==> flow/design.v <==
module ALU (a,b,ctrl,res,R15,res_we,R15_we);
	input signed [15:0] a,b;
	input [3:0] ctrl;
	output reg signed [15:0] res;
	output reg signed [15:0] R15;
	output reg res_we, R15_we;
	always@(*)begin
		res = 16'sd0;
		R15 = 16'sd0;
		res_we = 1'b1;
		R15_we = 1'b0;
		case(ctrl)
			3'b000: begin
						res = a + b;
					end
			3'b001: begin
						res = a - b;
					end
			3'b010: begin
						{R15,res} = a * b;
						R15_we = 1'b1;
					end
			3'b011: begin
						R15_we = 1'b1;
						if (b == 16'sd0) begin
							res = -16'sd1;
							R15 = a;
						end
						else begin
							res = a / b;
							R15 = a % b;
						end
					end
			3'b100: begin
						res = a & b;
					end
			3'b101: begin
						res = a | b;
					end
			default: begin
						res_we = 1'b0;
					end
		endcase
	end
endmodule
module alu16(clk, rst, a, b, ctrl, res, R15);
	input clk, rst;
	input [15:0] a, b;
	input [3:0] ctrl;
	output reg [15:0] res;
	output reg [15:0] R15;
	wire [15:0] alu_res, alu_R15;
	wire res_we, R15_we;
	ALU u_alu(.a(a), .b(b), .ctrl(ctrl), .res(alu_res), .R15(alu_R15), .res_we(res_we), .R15_we(R15_we));
	always @(posedge clk, negedge rst) begin
		if (~rst) begin
			res <= 16'h0000;
			R15 <= 16'h0000;
		end
		else begin
			if (res_we)
				res <= alu_res;
			if (R15_we)
				R15 <= alu_R15;
		end
	end
endmodule
# [From RTL to reports: alu16]
# Tool output for the design above before and after an edit, in the order of the flow.
# Lines under "before" count in the file above, lines under "after" in the edited file.
# "change": "after" minus "before" as printed here.
# Operators carry their Yosys type and port widths (W data, S select, Z words).
# Library cell names are shortened.
# Not given: -
[setup] top="alu16" clk_port="clk" library="sky130hd" lib_corner="tt_025C_1v80"

# [Edit of the RTL]
# The edit as a unified diff against the file above.
# The edited RTL no longer does the same as the RTL above: the edit was made by script, with no optimisation intended.
# begin of diff
@@ -29,5 +29,5 @@
 						else begin
 							res = a / b;
-							R15 = a % b;
+							R15 = a - b;
 						end
 					end
# end of diff

# [Elaborated design]
# Source: Yosys, flattened and elaborated, memories not mapped. Widths are those after wreduce; folded enables and synchronous resets count as part of the registers. Registers that Yosys merges into a memory's read port (data or address) are not register bits. Print and check cells do not count. Equal cells are merged and count once.
[word_totals] element="latchBits" before=0 after=0 change=0
[word_totals] element="out_inout_bits" before=32 after=32 change=0
[word_totals] element="clocked_rd_ports_x_width" before=0 after=0 change=0
[word_totals] element="mem_count" before=0 after=0 change=0
[word_totals] element="reg_bits" before=32 after=32 change=0
[word_totals] element="ram_bits" before=0 after=0 change=0
[word_totals] element="romBits" before=0 after=0 change=0
[classes] element="n_addsub" before=2 after=2 change=0
[classes] element="n_cmp" before=0 after=0 change=0
[classes] element="bitwise" before=2 after=2 change=0
[classes] element="shift" before=0 after=0 change=0
[classes] element="eq_ne" before=5 after=5 change=0
[classes] element="muxes" before=6 after=6 change=0
[classes] element="div_mod_pow" before=2 after=1 change=-1
[classes] element="mul" before=1 after=1 change=0
[classes] element="n_reduce_logical" before=4 after=4 change=0
[ops] cell="$mod A16 B16 Y16" before=1 after=0 change=-1
# Unchanged operator kinds not shown: 17.

# [Longest topological paths]
# Longest topological path by Yosys (ltp), each cell counted once; first at word level (registers and memories cut), then after technology mapping (sequential cells cut; the memories' decode and read muxes count).
[depth] element="depth_word" before=3 after=3 change=0
[depth] element="abc_area" before="0" after="0"
[depth] element="ltp_mapped" before=160 after=151 change=-9

# [After synthesis]
# Yosys stat after the flow's synthesis: flattened, memories mapped to cells. It holds for the ABC_AREA given above (unset counts as 0); a run with the other value may have another netlist.
[synth_totals] element="flip_flops" before=32 after=32 change=0
[synth_totals] element="mapped_cells" before=2892 after=2648 change=-244
[synth_totals] element="area_um2" before=22454.0 after=20960.1 change=-1493.9
[by_type] cell="and2_1" before=104 after=10 change=-94
[by_type] cell="nand2_1" before=304 after=275 change=-29
[by_type] cell="ha_1" before=244 after=269 change=25
[by_type] cell="o21ai_0" before=150 after=126 change=-24
[by_type] cell="xor2_1" before=73 after=50 change=-23
[by_type] cell="nor2_1" before=234 after=255 change=21
[by_type] cell="a31oi_1" before=42 after=21 change=-21
[by_type] cell="xnor2_1" before=108 after=126 change=18
[by_type] cell="clkbuf_1" before=97 after=79 change=-18
[by_type] cell="a21o_1" before=36 after=53 change=17
[by_type] cell="nand2b_1" before=39 after=23 change=-16
[by_type] cell="or2_2" before=29 after=13 change=-16
[by_type] cell="a21boi_0" before=22 after=6 change=-16
[by_type] cell="o21a_1" before=41 after=29 change=-12
[by_type] cell="nand4_1" before=26 after=16 change=-10
[by_type] cell="mux2_2" before=18 after=28 change=10
[by_type] cell="o31a_1" before=11 after=1 change=-10
[by_type] cell="maj3_1" before=9 after=0 change=-9
# Unchanged cell types not shown: 13.
# The list need not be complete.
# The figures by module come from a second, unflattened synthesis with its own total; it is not the netlist above.
[unflattened] element="cells_unflattened" before=2883 after=2677 change=-206
[unflattened] element="hier_area_um2" before=22749.3 after=21336.7 change=-1412.6
# Rows give one instance, submodules left out.
[modules_before] module="ALU" seq_area_um2=0.0 instances=1 mod_area_um2=21450.6 cells=2815
[modules_before] module="alu16" seq_area_um2=800.8 instances=1 mod_area_um2=1298.7 cells=68
[modules_after] module="ALU" seq_area_um2=0.0 instances=1 mod_area_um2=20038.0 cells=2609
[modules_after] module="alu16" seq_area_um2=800.8 instances=1 mod_area_um2=1298.7 cells=68

# [Timing after synthesis]
# Source: OpenSTA report_checks on the synthesized netlist (no wires, ideal clock, input and output delay 20% of the period each), path of least setup slack; recovery checks are left aside. Register names are those of the netlist, which keeps one name where synthesis merged equal registers.
[synth_path] element="kind" before="input to register" after="input to register"
[synth_path] element="startpoint" before="input b[0]" after="input b[0]"
[synth_path] element="endpoint" before="register R15[14]" after="register res[10]"
[synth_path] element="in_delay_ns" before=8.000 after=8.000 change=0.000
[synth_path] element="path_stages" before=148 after=139 change=-9
[synth_path] element="period_ns" before=40.0 after=40.0 change=0.0
[synth_path] element="path_slack_ns" before=-0.136 after=0.792 change=0.928
[synth_path] element="t_arrival_ns" before=40.003 after=39.131 change=-0.872
[synth_path] element="launch_ns" before=8.000 after=8.000 change=0.000
[synth_path] element="setup_ns" before=0.133 after=0.077 change=-0.056
[synth_path] element="path_delay_ns" before=32.136 after=31.208 change=-0.928
[synth_path] element="period_less_setup_slack_ns" before=40.136 after=39.208 change=-0.928
# "path_delay_ns" = arrival - input delay + setup time.
# "path_stages": output pins that drive a net of the path, with the launching flip-flop's if there is one; two outputs of one cell count as two.
# "period_less_setup_slack_ns" = period - worst setup slack (recovery checks aside). The figure is calculated, with input and output delays left at 20% of the set period.
# Between the ends stands the longest chain of elaborated cells between them, by number of cells; it is not shown to be the way that was timed. Of several equally long chains one is given.
# Each line given opens the expression or statement behind the cell; cells for indexed reads and writes are added by Yosys, which also makes memories of some case tables.
[synth_via_before] cell_sequence="clkbuf_1 > clkbuf_1 > inv_1 > ha_1 > nor4b_4 > a41oi_2 > mux2i_4 > a2111oi_4 > buf_2 > nand2_1 > or2_2 > nand2_1 > o21ai_0 > ha_1 > o21a_1 > nor2_1 > or2_2 > nor4_4 > (+112 left out) > ha_1 > and2_1 > a31oi_1 > a311oi_1 > o21ai_0 > a21oi_1 > clkbuf_1 > clkbuf_1 > nor2_1 > a21oi_1 > ha_1 > nor3b_1 > nor4b_2 > nand3_1 > or3_1 > nor3_2 > mux2i_1 > o31ai_2" elab_chain_cells=3
[synth_lines_before] element="start, declared" line=48 source="input [15:0] a, b;"
[synth_lines_before] element="$mod A16 B16 Y16" line=31 source="R15 = a % b;"
[synth_lines_before] element="$mux W16" line=25 source="if (b == 16'sd0) begin"
[synth_lines_before] element="$pmux W16 S2" line=12 source="case(ctrl)"
[synth_lines_before] element="end, assigned" line=58 source="R15 <= 16'h0000;"
[synth_lines_before] element="end, assigned" line=64 source="R15 <= alu_R15;"
[synth_lines_before] element="end, declared" line=51 source="output reg [15:0] R15;"
[synth_via_after] cell_sequence="inv_1 > buf_1 > ha_1 > or4b_4 > o41ai_1 > xnor2_1 > nand4_4 > buf_6 > nor2_8 > nand2_1 > nand2_1 > o21ai_0 > ha_1 > o21a_1 > nor2_1 > or2_2 > nor3_1 > mux2i_1 > (+103 left out) > nor2_1 > clkbuf_1 > mux2_2 > ha_1 > a21o_1 > a2111oi_0 > a21oi_1 > a211oi_1 > o21ai_0 > o41a_1 > clkbuf_1 > inv_1 > ha_1 > nand2_1 > o41ai_1 > xnor2_1 > o21ai_0 > a21oi_1" elab_chain_cells=3
[synth_lines_after] element="start, declared" line=48 source="input [15:0] a, b;"
[synth_lines_after] element="$div A16 B16 Y16" line=30 source="res = a / b;"
[synth_lines_after] element="$mux W16" line=25 source="if (b == 16'sd0) begin"
[synth_lines_after] element="$pmux W16 S6" line=12 source="case(ctrl)"
[synth_lines_after] element="end, assigned" line=57 source="res <= 16'h0000;"
[synth_lines_after] element="end, assigned" line=62 source="res <= alu_res;"
[synth_lines_after] element="end, declared" line=50 source="output reg [15:0] res;"

# [Timing after layout]
# From the final timing report of the runs of pair A: the path of least setup slack in the routed layout; clock arrival at registers is part of the times.
[layout_path] element="kind" before="input to register" after="input to register"
[layout_path] element="startpoint" before="input b[10]" after="input b[12]"
[layout_path] element="endpoint" before="register R15[15]" after="register res[8]"
[layout_path] element="period_ns" before=38.7 after=38.7 change=0.0
[layout_path] element="in_delay_ns" before=7.74 after=7.74 change=0.00
[layout_path] element="launch_ns" before=7.74 after=7.74 change=0.00
[layout_path] element="setup_ns" before=0.11 after=0.15 change=0.04
[layout_path] element="path_slack_ns" before=1.84 after=2.32 change=0.48
[layout_path] element="path_stages" before=146 after=136 change=-10
[layout_path] element="t_arrival_ns" before=37.05 after=36.55 change=-0.50
# Between the ends stands the longest chain of elaborated cells between them, by number of cells; it is not shown to be the way that was timed. Of several equally long chains one is given.
[layout_via_before] cell_sequence="clkdlybuf4s50_1 > buf_12 > nor4_4 > buf_4 > a41o_1 > xnor2_1 > a2111oi_4 > nand2_2 > or2_2 > nand2_1 > o21ai_1 > ha_1 > o21a_1 > nor2_1 > or2_2 > nor4_4 > buf_4 > mux2_4 > (+110 left out) > buf_12 > buf_4 > o211ai_1 > ha_2 > nand4b_1 > nor4_2 > nor4_2 > a21oi_4 > buf_4 > clkinv_2 > buf_4 > nand3_1 > a2111oi_0 > a211oi_1 > nor2_1 > and2_1 > o41ai_1 > a211o_1" elab_chain_cells=3
[layout_lines_before] element="start, declared" line=48 source="input [15:0] a, b;"
[layout_lines_before] element="$mod A16 B16 Y16" line=31 source="R15 = a % b;"
[layout_lines_before] element="$mux W16" line=25 source="if (b == 16'sd0) begin"
[layout_lines_before] element="$pmux W16 S2" line=12 source="case(ctrl)"
[layout_lines_before] element="end, assigned" line=58 source="R15 <= 16'h0000;"
[layout_lines_before] element="end, assigned" line=64 source="R15 <= alu_R15;"
[layout_lines_before] element="end, declared" line=51 source="output reg [15:0] R15;"
[layout_via_after] cell_sequence="clkdlybuf4s50_1 > or4_4 > or4_4 > o21ai_4 > nand4_4 > nor2_8 > nand2_1 > nand2_1 > o21ai_1 > ha_1 > o21a_1 > nor2_1 > or2_2 > nor3_4 > mux2i_2 > inv_1 > ha_1 > o21a_1 > (+100 left out) > nand2_2 > a211oi_4 > nor2_4 > mux2_2 > ha_1 > a21o_1 > a2111oi_1 > a21oi_1 > a211oi_2 > o21ai_0 > o41a_1 > inv_1 > ha_2 > nand2_4 > o31ai_2 > xnor2_1 > o21ai_0 > a21oi_1" elab_chain_cells=3
[layout_lines_after] element="start, declared" line=48 source="input [15:0] a, b;"
[layout_lines_after] element="$div A16 B16 Y16" line=30 source="res = a / b;"
[layout_lines_after] element="$mux W16" line=25 source="if (b == 16'sd0) begin"
[layout_lines_after] element="$pmux W16 S6" line=12 source="case(ctrl)"
[layout_lines_after] element="end, assigned" line=57 source="res <= 16'h0000;"
[layout_lines_after] element="end, assigned" line=62 source="res <= alu_res;"
[layout_lines_after] element="end, declared" line=50 source="output reg [15:0] res;"

# [Flow runs]
# Both versions went through the flow (Yosys, OpenROAD) with the same settings in each pair. Constraints: input delay and output delay 20% of the set period each, output load 0.01 pF.
[flow_settings_pair_A] CORE_UTILIZATION=40 SETUP_SLACK_MARGIN=1.0 period_ns=38.7 CAP_MARGIN=20 CORE_MARGIN=2 SLEW_MARGIN=20
[results_pair_A] element="synthArea_um2" before=22454.0 after=20960.1 change=-1493.9
[results_pair_A] element="finish.stdcell_area_um2" before=27346.2 after=24393.4 change=-2952.8
[results_pair_A] element="fin_hold_ws_ns" before=0.489 after=0.488 change=-0.001
[results_pair_A] element="fin_power_uw" before=2571 after=2195 change=-376
[results_pair_A] element="design_die_area_um2" before=58047.3 after=54247.1 change=-3800.2
[results_pair_A] element="worstSetupSlack_ns" before=1.836 after=2.319 change=0.483
[results_pair_A] element="fin_tns_ns" before=0.000 after=0.000 change=0.000
[results_pair_A] element="achievedPeriod_ns" before=36.864 after=36.381 change=-0.483
[flow_settings_pair_B] CAP_MARGIN=30 CORE_UTILIZATION=58 CTS_CLUSTER_SIZE=22 GPL_TIMING_DRIVEN=1 MAX_ROUTING_LAYER="met4" MIN_ROUTING_LAYER="met1" PLACE_DENSITY_LB_ADDON=0.06 SETUP_SLACK_MARGIN=5.0 period_ns=65.9 CORE_MARGIN=2 SLEW_MARGIN=20
[results_pair_B] element="synthArea_um2" before=22454.0 after=20960.1 change=-1493.9
[results_pair_B] element="finish.stdcell_area_um2" before=23956.7 after=22375.2 change=-1581.5
[results_pair_B] element="fin_hold_ws_ns" before=0.477 after=0.482 change=0.005
[results_pair_B] element="fin_power_uw" before=1378 after=1269 change=-109
[results_pair_B] element="design_die_area_um2" before=40304.6 after=37674.8 change=-2629.8
[results_pair_B] element="worstSetupSlack_ns" before=14.001 after=15.485 change=1.484
[results_pair_B] element="fin_tns_ns" before=0.000 after=0.000 change=0.000
[results_pair_B] element="achievedPeriod_ns" before=51.899 after=50.415 change=-1.484
# "achievedPeriod_ns" is the run's clock period less its worst setup slack. It is reckoned from that one timing run; input and output delays stay at 20% of the period that was set.
# "fin_power_uw": no workload was simulated; the value follows from the tool's default switching activity.
